==> flow/design.v <==
module flex_counter
#(
	parameter NUM_CNT_BITS = 4
)
(
	input wire clk,
	input wire n_rst,
	input wire clear,
	input wire count_enable,
	input wire [(NUM_CNT_BITS-1):0] rollover_val,
	output logic [(NUM_CNT_BITS-1):0] count_out,
	output logic rollover_flag
);
	logic [(NUM_CNT_BITS-1):0] next_count;  
	logic next_rollover_flag;
	always_ff @ (posedge clk, negedge n_rst) begin
	if (n_rst == 1'b0) begin  
		rollover_flag <= 0;
		count_out <= 0;
	end
	else begin
		count_out <= next_count;
		rollover_flag <= next_rollover_flag;
	end
	end
	always_comb begin
	  next_count = count_out;
	  next_rollover_flag = 0;
	  if (clear == 1'b1) begin 
		next_count = 0;
	  end
	  else if ((rollover_val == count_out) && (count_enable == 1)) begin
		next_count = 1;
	  end
	  else if (count_enable == 1) begin 
		next_count = count_out + 1; 
	  end
	  if (rollover_val == next_count) begin 
		next_rollover_flag = 1'b1; 
	  end
	end
endmodule
module counter(
    input clk,
          n_rst,
          cnt_up,
          clear,
    output one_k_samples
);
flex_counter 
					#(
                        .NUM_CNT_BITS(10)
					)
					A1 (
                    .clk(clk), 
					.n_rst(n_rst), 
					.clear(clear), 
					.count_enable(cnt_up), 	
					.rollover_val(10'd1000),
					.count_out(),
					.rollover_flag(one_k_samples)
                    );
endmodule
module magnitude(
    input logic  [16:0] in,
    output logic [15:0] out
);
always_comb begin
    if (in[16] == 1'b1) begin  
        out = ~(in[15:0]) + 1;
    end
    else begin
        out = in[15:0];
    end
end
endmodule
module datapath (
    input  logic        clk,
    input  logic        n_reset,
    input  logic [2:0]  op,
    input  logic [3:0]  src1,
    input  logic [3:0]  src2,
    input  logic [3:0]  dest,
    input  logic [15:0] ext_data1,
    input  logic [15:0] ext_data2,
    output logic [16:0] outreg_data,
    output logic        overflow
);
    logic        w_en;
    logic [1:0]  w_data_sel;
    logic [1:0]  alu_op;
    logic [16:0] src1_data, src2_data, alu_result, dest_data;
    always_comb begin
        w_en = 1'b0;
        w_data_sel = 2'b10;
        alu_op = 2'b00;
        case (op)
            3'b001: begin w_en = 1'b1; w_data_sel = 2'b10; alu_op = 2'b00; end
            3'b010: begin w_en = 1'b1; w_data_sel = 2'b00; end
            3'b011: begin w_en = 1'b1; w_data_sel = 2'b01; end
            3'b100: begin w_en = 1'b1; w_data_sel = 2'b10; alu_op = 2'b01; end
            3'b101: begin w_en = 1'b1; w_data_sel = 2'b10; alu_op = 2'b10; end
            3'b110: begin w_en = 1'b1; w_data_sel = 2'b10; alu_op = 2'b11; end
            default: ;
        endcase
    end
    alu CORE (.src1_data(src1_data), .src2_data(src2_data), .alu_op(alu_op),
              .result(alu_result), .overflow(overflow));
    always_comb begin
        case (w_data_sel)
            2'b00:   dest_data = {1'b0, ext_data1};
            2'b01:   dest_data = {1'b0, ext_data2};
            default: dest_data = alu_result;
        endcase
    end
    register_file RF (.clk(clk), .n_reset(n_reset), .w_en(w_en),
                      .r1_sel(src1), .r2_sel(src2), .w_sel(dest),
                      .w_data(dest_data), .r1_data(src1_data),
                      .r2_data(src2_data), .outreg_data(outreg_data));
endmodule
module alu (
    input  logic [16:0] src1_data,
    input  logic [16:0] src2_data,
    input  logic [1:0]  alu_op,
    output logic [16:0] result,
    output logic        overflow
);
    logic [17:0] large_sum, large_dif;
    logic [31:0] full_mult;
    assign large_sum = {src1_data[16], src1_data} + {src2_data[16], src2_data};
    assign large_dif = {src1_data[16], src1_data} - {src2_data[16], src2_data};
    assign full_mult = src1_data[15:0] * src2_data[15:0];
    always_comb begin
        case (alu_op)
            2'b00: begin result = src1_data; overflow = 1'b0; end
            2'b01: begin result = large_sum[16:0]; overflow = large_sum[17] ^ large_sum[16]; end
            2'b10: begin result = large_dif[16:0]; overflow = large_dif[17] ^ large_dif[16]; end
            default: begin result = {1'b0, full_mult[30:15]}; overflow = full_mult[31]; end
        endcase
    end
endmodule
module register_file (
    input  logic        clk,
    input  logic        n_reset,
    input  logic        w_en,
    input  logic [3:0]  r1_sel,
    input  logic [3:0]  r2_sel,
    input  logic [3:0]  w_sel,
    input  logic [16:0] w_data,
    output logic [16:0] r1_data,
    output logic [16:0] r2_data,
    output logic [16:0] outreg_data
);
    logic [16:0] regs_matrix [15:0];
    always_ff @ (posedge clk, negedge n_reset) begin
        if (!n_reset) begin
            for (int i = 0; i < 16; i++) regs_matrix[i] <= 17'd0;
        end
        else if (w_en) begin
            regs_matrix[w_sel] <= w_data;
        end
    end
    assign r1_data = regs_matrix[r1_sel];
    assign r2_data = regs_matrix[r2_sel];
    assign outreg_data = regs_matrix[0];
endmodule
module controller (
    input clk,
          n_rst,
    input logic dr,
                lc,
                overflow,
    output logic cnt_up,
                 clear,
                 modwait,
    output reg [2:0] op,
    output reg [3:0] src1,
                     src2,
                     dest,
    output logic err,
                 processed
);
typedef enum bit[4:0] {idle, 
                    eidle, 
                    eidle2,
                    load1, 
                    load2, 
                    load3, 
                    load4, 
                    coeff1, 
                    coeff2, 
                    coeff3, 
                    coeff4, 
                    store, 
                    check, 
                    zero, 
                    sort1, 
                    sort2, 
                    sort3, 
                    sort4, 
                    mul1, 
                    mul2, 
                    mul3, 
                    mul4, 
                    sub1, 
                    sub2, 
                    add1, 
                    add2, 
                    done
}firState;
firState curstate, nexstate;
logic next_modwait, next_processed;
always_ff @ (posedge clk, negedge n_rst) begin
    if (!n_rst)begin
    curstate <= idle;
    modwait <= 0;
    processed <= 0;
    end
    else begin
    curstate <= nexstate;
    modwait <= next_modwait;
    processed <= next_processed;
    end
end
always_comb begin
    nexstate = idle;
    err = 0;
    clear = 0;
    cnt_up = 0;
    next_modwait = 0;
    next_processed = 0;
    op = 3'b000;
    src1 = 4'd0;
    src2 = 4'd0;
    dest = 4'd0;
    case (curstate) 
        idle:
            begin
                next_modwait = 0; 
                clear = 0;
                cnt_up = 0;
                op = 3'b000;
                err = 0;
                if (lc) begin
                    nexstate = load1;
                end
                else if (dr) begin
                    nexstate = store;
                    next_modwait = 1;
                end
                else begin
                    nexstate = idle;
                end
            end
        eidle:
                begin
                    err = 1;
                    next_modwait = 0;
                    nexstate = eidle2;
                end
        eidle2:
                begin
                    err = 1;
                    if (lc) begin
                        nexstate = load1;
                    end
                    else if (dr) begin
                        nexstate = store;
                    end
                    else begin
                        nexstate = eidle2; 
                    end
                end
        load1:  
                begin
                    next_modwait = 1;
                    clear = 1;
                    err = 0;
                    op = 3'b011;
                    dest = 4'd5;  
                    nexstate = coeff1;
                end
        coeff1:  
                begin
                    next_modwait = 0;
                    clear = 0;
                    op = 3'b000;
                    if (lc) begin
                        nexstate = load2;
                    end
                    else begin
                        nexstate = coeff1;
                    end
                end
        load2:
                begin
                    next_modwait = 1;
                    op = 3'b011;
                    dest = 4'd6;  
                    nexstate = coeff2;
                end
        coeff2:  
                begin
                    next_modwait = 0;
                    op = 3'b000;
                    if (lc) begin
                        nexstate = load3;
                    end
                    else begin
                        nexstate = coeff2;
                    end
                end
        load3:
                begin
                    next_modwait = 1;
                    op = 3'b011;
                    dest = 4'd7;  
                    nexstate = coeff3;
                end
        coeff3:  
                begin
                    next_modwait = 0;
                    op = 3'b000;
                    if (lc) begin
                        nexstate = load4;
                    end
                    else begin
                    nexstate = coeff3;
                    end
                end
        load4:
                begin
                  next_modwait = 1;
                  op = 3'b011;
                  dest = 4'd8;  
                  nexstate = coeff4;
                end
        coeff4:  
                begin
                    next_modwait = 0;
                    op = 3'b000;
                    nexstate = idle;
                end
        store:  
                begin
                    if (dr) begin
                    cnt_up = 1;
                    next_modwait = 1;
                    op = 3'b010;
                    dest = 4'd9;  
                    nexstate = zero;
                    end
                    else begin
                        nexstate = eidle;
                    end
                end
        zero:
                begin
                    cnt_up = 0;
                    next_modwait = 1;
                    src1 = 4'd0;
                    src2 = 4'd0;
                    dest = 4'd0;  
                    op = 3'b101;  
                    nexstate = sort1;
                end
        sort1:
                begin
                    next_modwait = 1;
                    src1 = 4'd2;
                    dest = 4'd1;  
                    op = 3'b001;  
                    nexstate = sort2;
                end
        sort2:
                begin
                    next_modwait = 1;
                    src1 = 4'd3;
                    dest = 4'd2;  
                    op = 3'b001;  
                    nexstate = sort3;
                end
        sort3:
                begin
                    next_modwait = 1;
                    src1 = 4'd4;
                    dest = 4'd3;  
                    op = 3'b001;  
                    nexstate = sort4;
                end
        sort4:
                begin
                    next_modwait = 1;
                    src1 = 4'd9;
                    dest = 4'd4;  
                    op = 3'b001;  
                    nexstate = mul1;
                end
        mul1:
                begin
                    next_modwait = 1;
                    src1 = 4'd4; 
                    src2 = 4'd5; 
                    dest = 4'd9;  
                    op = 3'b110;  
                    nexstate = sub1;
                end
        sub1:
                begin
                    next_modwait = 1;
                    src1 = 4'd0;
                    src2 = 4'd9;
                    dest = 4'd0;  
                    op = 3'b101;  
                    if (overflow) begin
                        nexstate = eidle;
                        next_processed = 1;
                    end
                    else begin
                        nexstate = mul2;
                    end
                end
        mul2: 
                begin
                    next_modwait = 1;
                    src1 = 4'd3; 
                    src2 = 4'd6; 
                    dest = 4'd9;  
                    op = 3'b110;  
                    nexstate = add1;
                end
        add1:
                begin
                    next_modwait = 1;
                    src1 = 4'd0;
                    src2 = 4'd9;
                    dest = 4'd0;  
                    op = 3'b100;  
                    if (overflow) begin
                        nexstate = eidle;
                        next_processed = 1;
                    end
                    else begin
                        nexstate = mul3;
                    end
                end
        mul3:
                begin
                    next_modwait = 1;
                    src1 = 4'd2; 
                    src2 = 4'd7; 
                    dest = 4'd9;  
                    op = 3'b110;  
                    nexstate = sub2;
                end
        sub2:
                begin
                    next_modwait = 1;
                    src1 = 4'd0;
                    src2 = 4'd9;
                    dest = 4'd0;  
                    op = 3'b101;  
                    if (overflow) begin
                        nexstate = eidle;
                        next_processed = 1;
                    end
                    else begin
                        nexstate = mul4;
                    end
                end
        mul4:
                begin
                    next_modwait = 1;
                    src1 = 4'd1; 
                    src2 = 4'd8; 
                    dest = 4'd9;  
                    op = 3'b110;  
                    nexstate = add2;
                end
        add2:
                begin
                    next_modwait = 1;
                    src1 = 4'd0;
                    src2 = 4'd9;
                    dest = 4'd0;  
                    op = 3'b100;  
                    if (overflow) begin
                        nexstate = eidle;
                        next_processed = 1;
                    end
                    else begin
                        nexstate = done;
                        next_processed = 1;
                    end
                end
        done:
                begin
                    op = 3'b000;
                    next_modwait = 0;
                    nexstate = idle;
                end
    endcase
end
endmodule
module fir_filter(
    input clk,
          n_reset,
    input logic [15:0] sample_data,
                        fir_coefficient,
    input logic load_coeff,
                data_ready,
    output logic one_k_samples,
                 processed,
                 modwait,
    output logic [15:0] fir_out,
    output logic err
);
    logic  cnt_up,
          clear,
          overflow;
    logic [2:0] op;
    logic [3:0] src1, src2, dest;
    logic [16:0] outreg_data;  
    logic done;
    assign processed = done;
    controller    B1(
                    .clk(clk),
                    .n_rst(n_reset),
                    .dr(data_ready),
                    .lc(load_coeff),
                    .overflow(overflow),
                    .cnt_up(cnt_up),
                    .clear(clear),
                    .modwait(modwait),
                    .op(op),
                    .src1(src1),
                    .src2(src2),
                    .dest(dest),
                    .err(err),
                    .processed(done)
                    );
    counter   C1(
                    .clk(clk),
                    .n_rst(n_reset),
                    .cnt_up(cnt_up),
                    .clear(clear),
                    .one_k_samples(one_k_samples)
                    );
    datapath    D1(
                    .clk(clk),
                    .n_reset(n_reset),
                    .op(op),
                    .src1(src1),
                    .src2(src2),
                    .dest(dest),
                    .ext_data1(sample_data),
                    .ext_data2(fir_coefficient),
                    .outreg_data(outreg_data),
                    .overflow(overflow)
                    );
    magnitude   E1(
                    .in(outreg_data),
                    .out(fir_out)
                    );
endmodule
module coefficient_loader(
    input clk,
          n_reset,
    input logic new_coefficient_set,
    input logic modwait,
    output logic load_coeff,
    output logic [1:0] coefficient_num,
    output logic clear_new_coefficient
);
typedef enum bit [2:0] {IDLE, 
                        F0,
                        F1,
                        F2,
			            F3} loadState;	
loadState state, nexstate;
always_ff @ (posedge clk, negedge n_reset) begin
    if(!n_reset) begin
        state <= IDLE;
    end
    else begin
        state <= nexstate;
    end
end
always_comb begin
     nexstate = state;  
     coefficient_num = 2'b00;  
     load_coeff = 0;  
     clear_new_coefficient = 0;  
    case (state)
        IDLE:
            begin
                clear_new_coefficient = 0;
                if(new_coefficient_set && !modwait) begin
                    nexstate = F0;
                end
                else begin
                    nexstate = IDLE;
                end
            end
        F0:
            begin
                coefficient_num = 2'b00;  
                if(!modwait) begin
                    load_coeff = 1;  
                end
                else if (load_coeff && !modwait) begin
                    load_coeff = 0;  
                end
                else begin
                    nexstate = F1;  
                end
            end
        F1:
            begin
                coefficient_num = 2'b01;  
                if(!modwait) begin
                    load_coeff = 1;  
                end
                else if (load_coeff) begin
                    load_coeff = 0;  
                end
                else begin
                     nexstate = F2;  
                end
            end
        F2:
            begin
                 coefficient_num = 2'b10;  
                if(!modwait) begin
                    load_coeff = 1;  
                end
                else if (load_coeff) begin
                    load_coeff = 0;  
                end
                else begin
                    nexstate = F3;  
                end
            end
        F3:
            begin
                  coefficient_num = 2'b11;  
                if(!modwait) begin
                    load_coeff = 1;  
                end
                else if (load_coeff) begin
                    load_coeff = 0;  
                end
                else begin
                    nexstate = IDLE;  
                    clear_new_coefficient = 1;  
                end
            end
    endcase 
end
endmodule
module ahb_lite_slave(
    input   clk,
            n_rst,
    output logic [15:0] sample_data,
    output logic data_ready,
                new_coefficient_set,
    input logic clear_new_coefficient,
                processed,
    input logic [1:0] coefficient_num,
    output logic [15:0] fir_coefficient,
    input logic modwait,
    input logic [15:0] fir_out,
    input logic err,
                hsel,
    input logic [3:0] haddr,
    input logic hsize,
    input logic [1:0] htrans,
    input logic hwrite,
    input logic [15:0] hwdata,
    output logic [15:0] hrdata,
    output logic hresp
);
logic [15:0] [7:0] register, nexregister; 
logic [15:0] nexhrdata, nexfir_coefficient;
logic next_data_ready;
logic write1, nexwrite1;
logic [3:0]storeadd, nexstoreadd;
always_ff @ (posedge clk, negedge n_rst) begin
if(!n_rst) begin
    hrdata <= 0;
    data_ready <= 0;
    write1 <= 0;
    storeadd <= 0;
    register[0] <= 0;
    register[1] <= 0;
    register[2] <= 0;
    register[3] <= 0;
    register[4] <= 0;
    register[5] <= 0;
    register[6] <= 0;
    register[7] <= 0;
    register[8] <= 0;
    register[9] <= 0;
    register[10] <= 0;
    register[11] <= 0;
    register[12] <= 0;
    register[13] <= 0;
    register[14] <= 0;
    register[15] <= 0;
end
else begin
    hrdata <= nexhrdata;
    data_ready <= next_data_ready;
    write1 <= nexwrite1;
    storeadd <= nexstoreadd;
    register[0] <= nexregister[0];
    register[1] <= nexregister[1];
    register[2] <= nexregister[2];
    register[3] <= nexregister[3];
    register[4] <= nexregister[4];
    register[5] <= nexregister[5];
    register[6] <= nexregister[6];
    register[7] <= nexregister[7];
    register[8] <= nexregister[8];
    register[9] <= nexregister[9];
    register[10] <= nexregister[10];
    register[11] <= nexregister[11];
    register[12] <= nexregister[12];
    register[13] <= nexregister[13];
    register[14] <= nexregister[14];
    register[15] <= nexregister[15];
end
end
always_comb begin
    hresp = 0;  
    nexhrdata = 0;  
    if(processed) begin
        next_data_ready = 0;
    end
    else begin
        next_data_ready = data_ready;  
    end
    nexwrite1 = write1;  
    nexstoreadd = storeadd;  
    nexregister[0][0] = {modwait | new_coefficient_set | data_ready | write1 | (hsel & hwrite & (htrans == 2'd2))};  
    nexregister[0][7:1] = {7'd0};  
    nexregister[1][0] = {err};  
    nexregister[1][7:1] = {7'd0};  
    nexregister[2] = fir_out[7:0];
    nexregister[3] = fir_out[15:8];
    nexregister[4] = register[4];
    nexregister[5] = register[5];
    nexregister[6] = register[6];
    nexregister[7] = register[7];
    nexregister[8] = register[8];
    nexregister[9] = register[9];
    nexregister[10] = register[10];
    nexregister[11] = register[11];
    nexregister[12] = register[12];
    nexregister[13] = register[13];
    if (clear_new_coefficient) begin
        nexregister[14] = 8'h0000;
    end
    else begin
        nexregister[14] = register[14];
    end
    nexregister[15] = register[15];
            if (write1) begin
                nexwrite1 = 0;  
                if({storeadd[3:1], 1'b0} == 4'd4) 
                begin
                    next_data_ready = 1'b1;
                end
                nexregister[{storeadd[3:1], 1'b0}] = hwdata[7:0];  
                nexregister[{storeadd[3:1], 1'b1}] = hwdata[15:8];  
            end
    if (hsel)  
    begin
        if(haddr < 0  ||  14 < haddr)
        begin
            hresp = 1;
        end
        else
        begin
            if(hwrite && (htrans == 2'd2)) 
            begin
                if(!hsize)  
                begin
                    if(!((haddr == 0)
                    | (haddr == 1)
                    | (haddr == 2)
                    | (haddr == 3))) 
                    begin
                        if(haddr[3:1] == 4'd6) 
                        begin
                            next_data_ready = 1'b1;
                        end
                        nexregister[haddr] = hwdata;  
                    end
                    else  
                    begin
                            hresp = 1;  
                    end  
                end
                else  
                begin
                    if(!((haddr == 0)
                    | (haddr == 1)
                    | (haddr == 2)
                    | (haddr == 3))) 
                    begin
                        nexwrite1 = 1;  
                        nexstoreadd = haddr;  
                    end
                    else  
                    begin
                            hresp = 1;  
                    end  
                end
            end
            else 
            begin
                if(!hsize)  
                begin
                        nexhrdata = register[haddr];  
                end
                else  
                begin
                       nexhrdata[7:0] = nexregister[{haddr[3:1], 1'b0}];  
                       nexhrdata[15:8] = nexregister[{haddr[3:1], 1'b1}];  
                end
            end
        end
    end
end
assign fir_coefficient = {register[7 + (coefficient_num * 2)], register[6 + (coefficient_num * 2)]};
assign new_coefficient_set = {register[14][0]};
assign  sample_data = {register[5], register[4]};
endmodule
module ahb_lite_fir_filter(
    input clk,
          n_rst,
    input logic hsel,
    input logic [3:0] haddr,
    input logic hsize,
    input logic [1:0] htrans,
    input logic hwrite,
    input logic [15:0] hwdata,
    output logic [15:0] hrdata,
    output logic hresp
);
logic [15:0] fir_out, sample_data, fir_coefficient;
logic [1:0] coefficient_num;
logic processed, err, modwait, data_ready, new_coefficient_set, load_coeff, clear_new_coefficient;
ahb_lite_slave AHB (.clk(clk), 
                    .n_rst(n_rst),
                    .fir_out(fir_out),
                    .modwait(modwait),
                    .err(err),
                    .sample_data(sample_data),
                    .data_ready(data_ready),
                    .fir_coefficient(fir_coefficient),
                    .new_coefficient_set(new_coefficient_set),
                    .coefficient_num(coefficient_num),
                    .clear_new_coefficient(clear_new_coefficient),
                    .hsel(hsel),
                    .htrans(htrans),
                    .haddr(haddr),
                    .hsize(hsize),
                    .hwrite(hwrite),
                    .hwdata(hwdata),
                    .hrdata(hrdata),
                    .hresp(hresp),
                    .processed(processed));
coefficient_loader CFL  (.clk(clk),
                        .n_reset(n_rst),
                        .new_coefficient_set(new_coefficient_set),
                        .modwait(modwait),
                        .load_coeff(load_coeff),
                        .coefficient_num(coefficient_num),
                        .clear_new_coefficient(clear_new_coefficient));
fir_filter FF      (.clk(clk),
                  .n_reset(n_rst),
                  .sample_data(sample_data),
                  .fir_coefficient(fir_coefficient),
                  .load_coeff(load_coeff),
                  .data_ready(data_ready),
                  .one_k_samples(),
                  .modwait(modwait),
                  .fir_out(fir_out),
                  .err(err),
                  .processed(processed)
);
endmodule
# Tool chain data of ahb_lite_fir_filter
# What the tools print for ahb_lite_fir_filter, step after step.
# Lines are those of the file above, counted from 1.
# Cell names lack the library's common part.
# Not given: n/a
[inputs] top_module="ahb_lite_fir_filter" clock="clk" cell_library="sky130hd" corner="tt_025C_1v80"

# Word-level counts
# Counts by Yosys on the flattened word-level netlist (proc, flatten, opt, wreduce). Print and check cells are left out.
[op_classes] n_addsub=5 n_mul=1 div_mod_pow=0 cmp=2 equal=109 n_shift=5 muxes=108 logic=14 reduce_logical=49
[op_table] operator="2-to-1 mux 128 bit" count=6
[op_table] operator="parallel mux 17 bit (select 16 bit)" count=2
[op_table] operator="multiplier 16 x 16 -> 32 bit" count=1
[op_table] operator="indexed select 128 x 8 -> 8 bit" count=3
[op_table] operator="2-to-1 mux 8 bit" count=36
[op_table] operator="indexed select 128 x 32 -> 8 bit" count=2
[op_table] operator="equality test 4 bit (second input constant)" count=32
[op_table] operator="parallel mux 5 bit (select 24 bit)" count=1
[op_table] operator="zero test 32 bit" count=3
[op_table] operator="equality test 4 x 3 -> 1 bit (second input constant)" count=16
[op_table] operator="2-to-1 mux 16 bit" count=4
[op_table] operator="parallel mux 17 bit (select 3 bit)" count=1
[op_table] operator="equality test 5 bit (second input constant)" count=10
[op_table] operator="parallel mux 4 bit (select 10 bit)" count=1
[op_table] operator="parallel mux 4 bit (select 5 bit)" count=2
[op_table] operator="parallel mux 17 bit (select 2 bit)" count=1
[op_table] operator="AND reduction 2 bit" count=16
[op_table] operator="equality test 4 x 2 -> 1 bit (second input constant)" count=8
[op_table] operator="2-to-1 mux 4 bit" count=8
[op_table] operator="equality test 5 x 4 -> 1 bit (second input constant)" count=6
[op_table] operator="2-to-1 mux 1 bit" count=28
[op_table] operator="equality test 3 bit (second input constant)" count=9
[op_table] operator="OR reduction 4 bit" count=5
[op_table] operator="equality test 5 x 3 -> 1 bit (second input constant)" count=4
[op_table] operator="2-to-1 mux 5 bit" count=4
[op_table] operator="adder 17 x 17 -> 18 bit" count=1
[op_table] operator="subtractor 17 x 17 -> 18 bit" count=1
[op_table] operator="equality test 3 x 2 -> 1 bit (second input constant)" count=6
# Other operator kinds: 37; their cells: 76.
[bits] reg_bits=432 latchBits=0 mem_bits_rw=0 mem_bits_ro=0 clocked_rd_ports_x_width=0 mem_count=0 inputBits=27 output_inout_bits=17 elab_cells=318

# Longest topological paths
# Longest topological path by Yosys (ltp), each cell counted once; first at word level (registers and memories cut), then after technology mapping (sequential cells cut; the memories' decode and read muxes count).
[logic_depth] ltp_word=13 ABC_AREA=0 ltp_mapped=35 ltp_nobuf=31

# Netlist
# The flow's flattened synthesis, as Yosys stat reports it; memories are mapped. The netlist is that of the ABC_AREA named above (0 if unset); the other value can give another one.
# Totals and module areas in this step are rounded.
[types] type="dfrtp_1" count=418 area_total_um2=1.05E+04
[types] type="fa_1" count=195 area_total_um2=3.9E+03
[types] type="mux2_2" count=161 area_total_um2=1.81E+03
[types] type="nand2_1" count=455 area_total_um2=1.71E+03
[types] type="ha_1" count=136 area_total_um2=1.7E+03
[types] type="nor2_1" count=401 area_total_um2=1.51E+03
[types] type="a21oi_1" count=290 area_total_um2=1.45E+03
[types] type="mux4_2" count=48 area_total_um2=1.08E+03
[types] type="inv_1" count=278 area_total_um2=1.04E+03
[types] type="mux2i_1" count=89 area_total_um2=890.854
[types] type="o21ai_0" count=146 area_total_um2=730.701
[types] type="clkbuf_1" count=168 area_total_um2=630.605
[types] type="a221oi_1" count=38 area_total_um2=332.819
[types] type="a22oi_1" count=43 area_total_um2=322.81
[types] type="a211oi_1" count=38 area_total_um2=285.274
[types] type="nor2b_1" count=34 area_total_um2=212.704
[types] type="a21o_1" count=28 area_total_um2=210.202
[types] type="a311oi_1" count=24 area_total_um2=210.202
# Not listed: further types 64, cells in them 533.
[synth_totals] mapped_cells=3523 yosys_area_um2=32000 seq_area_um2=11000 ff_cells=420 buf_cells=223
# The figures by module come from a second, unflattened synthesis with its own total; it is not the netlist above.
[unflattened] hier_cells=3668 area_unflattened_um2=38000
# Each row is one instance without its submodules.
[by_module] module="register_file" instances=1 cells=1364 area_um2=15000 seq_area_um2=6800
[by_module] module="alu" instances=1 cells=1199 area_um2=10000 seq_area_um2=0.0
[by_module] module="ahb_lite_slave" instances=1 cells=805 area_um2=9200 seq_area_um2=3700
[by_module] module="controller" instances=1 cells=76 area_um2=1000 seq_area_um2=700
[by_module] module="flex_counter (NUM_CNT_BITS=10)" instances=1 cells=112 area_um2=990 seq_area_um2=280
[by_module] module="datapath" instances=1 cells=44 area_um2=510 seq_area_um2=0.0
[by_module] module="magnitude" instances=1 cells=48 area_um2=360 seq_area_um2=0.0
[by_module] module="coefficient_loader" instances=1 cells=18 area_um2=220 seq_area_um2=130
[by_module] module="counter" instances=1 cells=2 area_um2=7.5 seq_area_um2=0.0
[by_module] module="ahb_lite_fir_filter" instances=1 cells=0 area_um2=0.0 seq_area_um2=0.0
[by_module] module="fir_filter" instances=1 cells=0 area_um2=0.0 seq_area_um2=0.0

# Worst setup path after synthesis
# Source: OpenSTA report_checks on the synthesized netlist (no wires, ideal clock, input and output delay 20% of the period each), path of least setup slack; recovery checks are left aside. Register names are those of the netlist, which keeps one name where synthesis merged equal registers.
[synth_timing] kind="reg2reg" from="reg FF.B1.curstate" to="reg FF.D1.RF.regs_matrix[14][7]" tclk_ps=12000 setup_ps=133 t_first_pin_ps=0 t_arrival_ps=8044 t_required_ps=11867 slack_ps=3823 path_delay_ps=8177 path_stages=32 path_buffers=4 synth_period_reached_ps=8177
# "path_delay_ps" is the arrival time less input delay plus setup time.
# "path_stages": output pins that drive a net of the path, with the launching flip-flop's if there is one; two outputs of one cell count as two.
# "synth_period_reached_ps" is the clock period less the worst setup slack; recovery checks do not enter. This is arithmetic on one report: input and output delays are still those of the set period (20% each).
# An end named without its bit number is one bit of that signal or, where synthesis recoded a state register, one of its new flip-flops.
# Between the ends stands the longest chain of elaborated cells between them, by number of cells; it is not shown to be the way that was timed. Of several equally long chains one is given.
# Each line given opens the expression or statement behind the cell; cells for indexed reads and writes are added by Yosys, which also makes memories of some case tables.
[synth_via] cell_sequence="dfrtp_1 or4_1 buf_2 nor3_1 clkbuf_1 a22oi_1 a31oi_1 clkbuf_1 ha_1 inv_1 fa_1 inv_1 fa_1 inv_1 fa_1 inv_1 fa_1 fa_1 inv_1 fa_1 inv_1 ha_1 a21oi_1 o21a_1 nor3b_1 and2_1 and3_1 o31a_1 xnor2_1 a21oi_1 buf_2 a21oi_1" elab_chain_cells=8 cells_between=87 lines_between=10 classes_between="add/sub (2); mul (1); eq/ne (58); mux (11); reduce/logical (15)"
[synth_rtl] element="from (decl)" line_no=211 source="firState curstate, nexstate;"
[synth_rtl] element="from (assign)" line_no=215 source="curstate <= idle;"
[synth_rtl] element="from (assign)" line_no=220 source="curstate <= nexstate;"
[synth_rtl] element="equality test 5 bit" line_no=236 source="case (curstate)"
[synth_rtl] element="OR reduction 2 bit"
[synth_rtl] element="parallel mux 4 bit (select 5 bit)" line_no=236
[synth_rtl] element="equality test 4 bit" line_no=163 source="assign r1_data = regs_matrix[r1_sel];"
[synth_rtl] element="parallel mux 17 bit (select 16 bit)" line_no=163
[synth_rtl] element="multiplier 16 x 16 -> 32 bit" line_no=132 source="assign full_mult = src1_data[15:0] * src2_data[15:0];"
[synth_rtl] element="parallel mux 17 bit (select 3 bit)" line_no=134 source="case (alu_op)"
[synth_rtl] element="parallel mux 17 bit (select 2 bit)" line_no=110 source="case (w_data_sel)"
[synth_rtl] element="to (assign)" line_no=157 source="for (int i = 0; i < 16; i++) regs_matrix[i] <= 17'd0;"
[synth_rtl] element="to (assign)" line_no=160 source="regs_matrix[w_sel] <= w_data;"
[synth_rtl] element="to (decl)" line_no=154 source="logic [16:0] regs_matrix [15:0];"

# Worst path after layout
# From the final timing report of entry A: the path of least setup slack in the routed layout; clock arrival at registers is part of the times.
# The report prints the path's times to 10 ps; the period is as set.
[layout_timing] kind="reg2reg" from="reg FF.B1.curstate" to="reg FF.D1.RF.regs_matrix[0][5]" tclk_ps=6150 setup_ps=70 t_first_pin_ps=630 t_arrival_ps=8730 t_required_ps=6690 slack_ps=-2030 path_stages=33 path_buffers=5
# An end named without its bit number is one bit of that signal or, where synthesis recoded a state register, one of its new flip-flops.
# Between the ends stands the longest chain of elaborated cells between them, by number of cells; it is not shown to be the way that was timed. Of several equally long chains one is given.
[layout_via] cell_sequence="dfrtp_1 buf_6 or4_4 buf_12 nand2_4 a21oi_1 a2111oi_2 a21oi_2 buf_4 inv_1 nor2_1 fa_1 inv_1 fa_1 fa_1 fa_1 inv_1 fa_1 inv_1 fa_1 inv_2 ha_4 a21o_1 a21oi_2 o21a_1 o31a_1 a21oi_4 a21oi_4 mux2i_4 a221oi_4 buf_12 buf_6 a21oi_1" elab_chain_cells=8 cells_between=87 lines_between=10 classes_between="add/sub (2); mul (1); eq/ne (57); mux (11); reduce/logical (16)"
[layout_rtl] element="from (decl)" line_no=211 source="firState curstate, nexstate;"
[layout_rtl] element="from (assign)" line_no=215 source="curstate <= idle;"
[layout_rtl] element="from (assign)" line_no=220 source="curstate <= nexstate;"
[layout_rtl] element="equality test 5 bit" line_no=236 source="case (curstate)"
[layout_rtl] element="OR reduction 2 bit"
[layout_rtl] element="parallel mux 4 bit (select 5 bit)" line_no=236
[layout_rtl] element="equality test 4 bit" line_no=163 source="assign r1_data = regs_matrix[r1_sel];"
[layout_rtl] element="parallel mux 17 bit (select 16 bit)" line_no=163
[layout_rtl] element="multiplier 16 x 16 -> 32 bit" line_no=132 source="assign full_mult = src1_data[15:0] * src2_data[15:0];"
[layout_rtl] element="parallel mux 17 bit (select 3 bit)" line_no=134 source="case (alu_op)"
[layout_rtl] element="parallel mux 17 bit (select 2 bit)" line_no=110 source="case (w_data_sel)"
[layout_rtl] element="to (assign)" line_no=157 source="for (int i = 0; i < 16; i++) regs_matrix[i] <= 17'd0;"
[layout_rtl] element="to (assign)" line_no=160 source="regs_matrix[w_sel] <= w_data;"
[layout_rtl] element="to (decl)" line_no=154 source="logic [16:0] regs_matrix [15:0];"

Hand-over note for ahb_lite_fir_filter

Module ahb_lite_fir_filter, platform sky130hd: 3 stored runs of the flow (Yosys, OpenROAD) with differing settings, in no particular order. Input and output delays are each 20% of the period that was set; the output load is 0.01 pF.
By "clock_period_reached_ps" is meant the clock period of the run minus its worst setup slack. This is arithmetic on one report: input and output delays are still those of the set period (20% each).
By "worst_path_ps" is meant the share of the clock period that the worst setup path is allowed (20% is reserved at inputs, 20% at outputs), minus its slack. Clock arrival times at its registers enter into it.
"design_power_mw" rests on the timing tool's default activity at the inputs, not on a simulated workload.
"worst_path_ps" is known to 10 ps.
Measured values are rounded.

[flow] entry A: files
==> flow/run.sh <==
#!/bin/bash
# the make line also repeats the synthesis and layout settings of config.mk as NAME=value (left out here)
make -C /OpenROAD-flow-scripts/flow DESIGN_CONFIG=/design/flow/config.mk WORK_HOME=/design/flow/orfs CLKGATE_MAP_FILE= finish
==> flow/config.mk <==
export PLATFORM = sky130hd
export DESIGN_NAME = ahb_lite_fir_filter
export DESIGN_NICKNAME = ahb_lite_fir_filter
export VERILOG_FILES = /design/flow/design.v
export SDC_FILE = /design/flow/constraint.sdc
export NUM_CORES = 4
export LEC_CHECK = 0
export CAP_MARGIN = 10
export CELL_PAD_IN_SITES_DETAIL_PLACEMENT = 0
export CELL_PAD_IN_SITES_GLOBAL_PLACEMENT = 0
export CORE_MARGIN = 4
export CORE_UTILIZATION = 37
export GPL_ROUTABILITY_DRIVEN = 0
export GPL_TIMING_DRIVEN = 0
export MAX_ROUTING_LAYER = met4
export PLACE_DENSITY_LB_ADDON = 0.18
export SETUP_SLACK_MARGIN = -0.55
export SLEW_MARGIN = 35
==> flow/constraint.sdc <==
create_clock -name core_clock -period 6.15 [get_ports {clk}]
set_input_delay 1.2300 -clock core_clock [delete_from_list [all_inputs] [get_ports {clk}]]
set_output_delay 1.2300 -clock core_clock [all_outputs]
set_load 0.01 [all_outputs]

[flow] entry A: metrics
[metrics] worst_path_ps = 8180
[metrics] critical_path_type = reg2reg
[metrics] design_power_mw = 6.9
[metrics] synth_area_um2 = 32000
[metrics] timing.setup.tns_ps = -260000
[metrics] clock_period_reached_ps = 8184
[metrics] design_die_area_um2 = 92000
[metrics] post_route_stdcell_area_um2 = 40000
[metrics] util_pct = 46
[metrics] setup_ws_ps = -2000

[flow] entry B: files
==> flow/run.sh <==
#!/bin/bash
# the make line also repeats the synthesis and layout settings of config.mk as NAME=value (left out here)
make -C /OpenROAD-flow-scripts/flow DESIGN_CONFIG=/design/flow/config.mk WORK_HOME=/design/flow/orfs CLKGATE_MAP_FILE= finish
==> flow/config.mk <==
export PLATFORM = sky130hd
export DESIGN_NAME = ahb_lite_fir_filter
export DESIGN_NICKNAME = ahb_lite_fir_filter
export VERILOG_FILES = /design/flow/design.v
export SDC_FILE = /design/flow/constraint.sdc
export NUM_CORES = 4
export LEC_CHECK = 0
export CAP_MARGIN = 30
export CORE_MARGIN = 2
export CORE_UTILIZATION = 63
export CTS_CLUSTER_DIAMETER = 254
export GPL_TIMING_DRIVEN = 0
export HOLD_SLACK_MARGIN = 0.25
export PLACE_DENSITY = 0.56
export SLEW_MARGIN = 20
==> flow/constraint.sdc <==
create_clock -name core_clock -period 12.0 [get_ports {clk}]
set_input_delay 2.4000 -clock core_clock [delete_from_list [all_inputs] [get_ports {clk}]]
set_output_delay 2.4000 -clock core_clock [all_outputs]
set_load 0.01 [all_outputs]

[flow] entry B: metrics
[metrics] clock_period_reached_ps = 11838
[metrics] design_die_area_um2 = 53000
[metrics] design_power_mw = 3.5
[metrics] worst_path_ps = 11840
[metrics] critical_path_type = reg2reg
[metrics] util_pct = 71
[metrics] timing.setup.tns_ps = 0
[metrics] post_route_stdcell_area_um2 = 36000
[metrics] setup_ws_ps = 160
[metrics] synth_area_um2 = 32000

[flow] entry C: files
==> flow/run.sh <==
#!/bin/bash
# the make line also repeats the synthesis and layout settings of config.mk as NAME=value (left out here)
make -C /OpenROAD-flow-scripts/flow DESIGN_CONFIG=/design/flow/config.mk WORK_HOME=/design/flow/orfs CLKGATE_MAP_FILE= finish
==> flow/config.mk <==
export PLATFORM = sky130hd
export DESIGN_NAME = ahb_lite_fir_filter
export DESIGN_NICKNAME = ahb_lite_fir_filter
export VERILOG_FILES = /design/flow/design.v
export SDC_FILE = /design/flow/constraint.sdc
export NUM_CORES = 4
export LEC_CHECK = 0
export ABC_AREA = 1
export CAP_MARGIN = 25
export CELL_PAD_IN_SITES_DETAIL_PLACEMENT = 0
export CELL_PAD_IN_SITES_GLOBAL_PLACEMENT = 1
export CORE_MARGIN = 4
export CORE_UTILIZATION = 37
export CTS_CLUSTER_SIZE = 60
export GPL_ROUTABILITY_DRIVEN = 1
export GPL_TIMING_DRIVEN = 1
export MAX_ROUTING_LAYER = met4
export PLACE_DENSITY_LB_ADDON = 0.18
export SETUP_SLACK_MARGIN = 1.45
export SLEW_MARGIN = 15
==> flow/constraint.sdc <==
create_clock -name core_clock -period 11.9 [get_ports {clk}]
set_input_delay 2.3800 -clock core_clock [delete_from_list [all_inputs] [get_ports {clk}]]
set_output_delay 2.3800 -clock core_clock [all_outputs]
set_load 0.01 [all_outputs]

[flow] entry C: metrics
[metrics] design_power_mw = 3.4
[metrics] worst_path_ps = 9940
[metrics] critical_path_type = reg2reg
[metrics] design_die_area_um2 = 93000
[metrics] util_pct = 41
[metrics] synth_area_um2 = 33000
[metrics] post_route_stdcell_area_um2 = 36000
[metrics] clock_period_reached_ps = 9938
[metrics] timing.setup.tns_ps = 0
[metrics] setup_ws_ps = 2000

End of note.
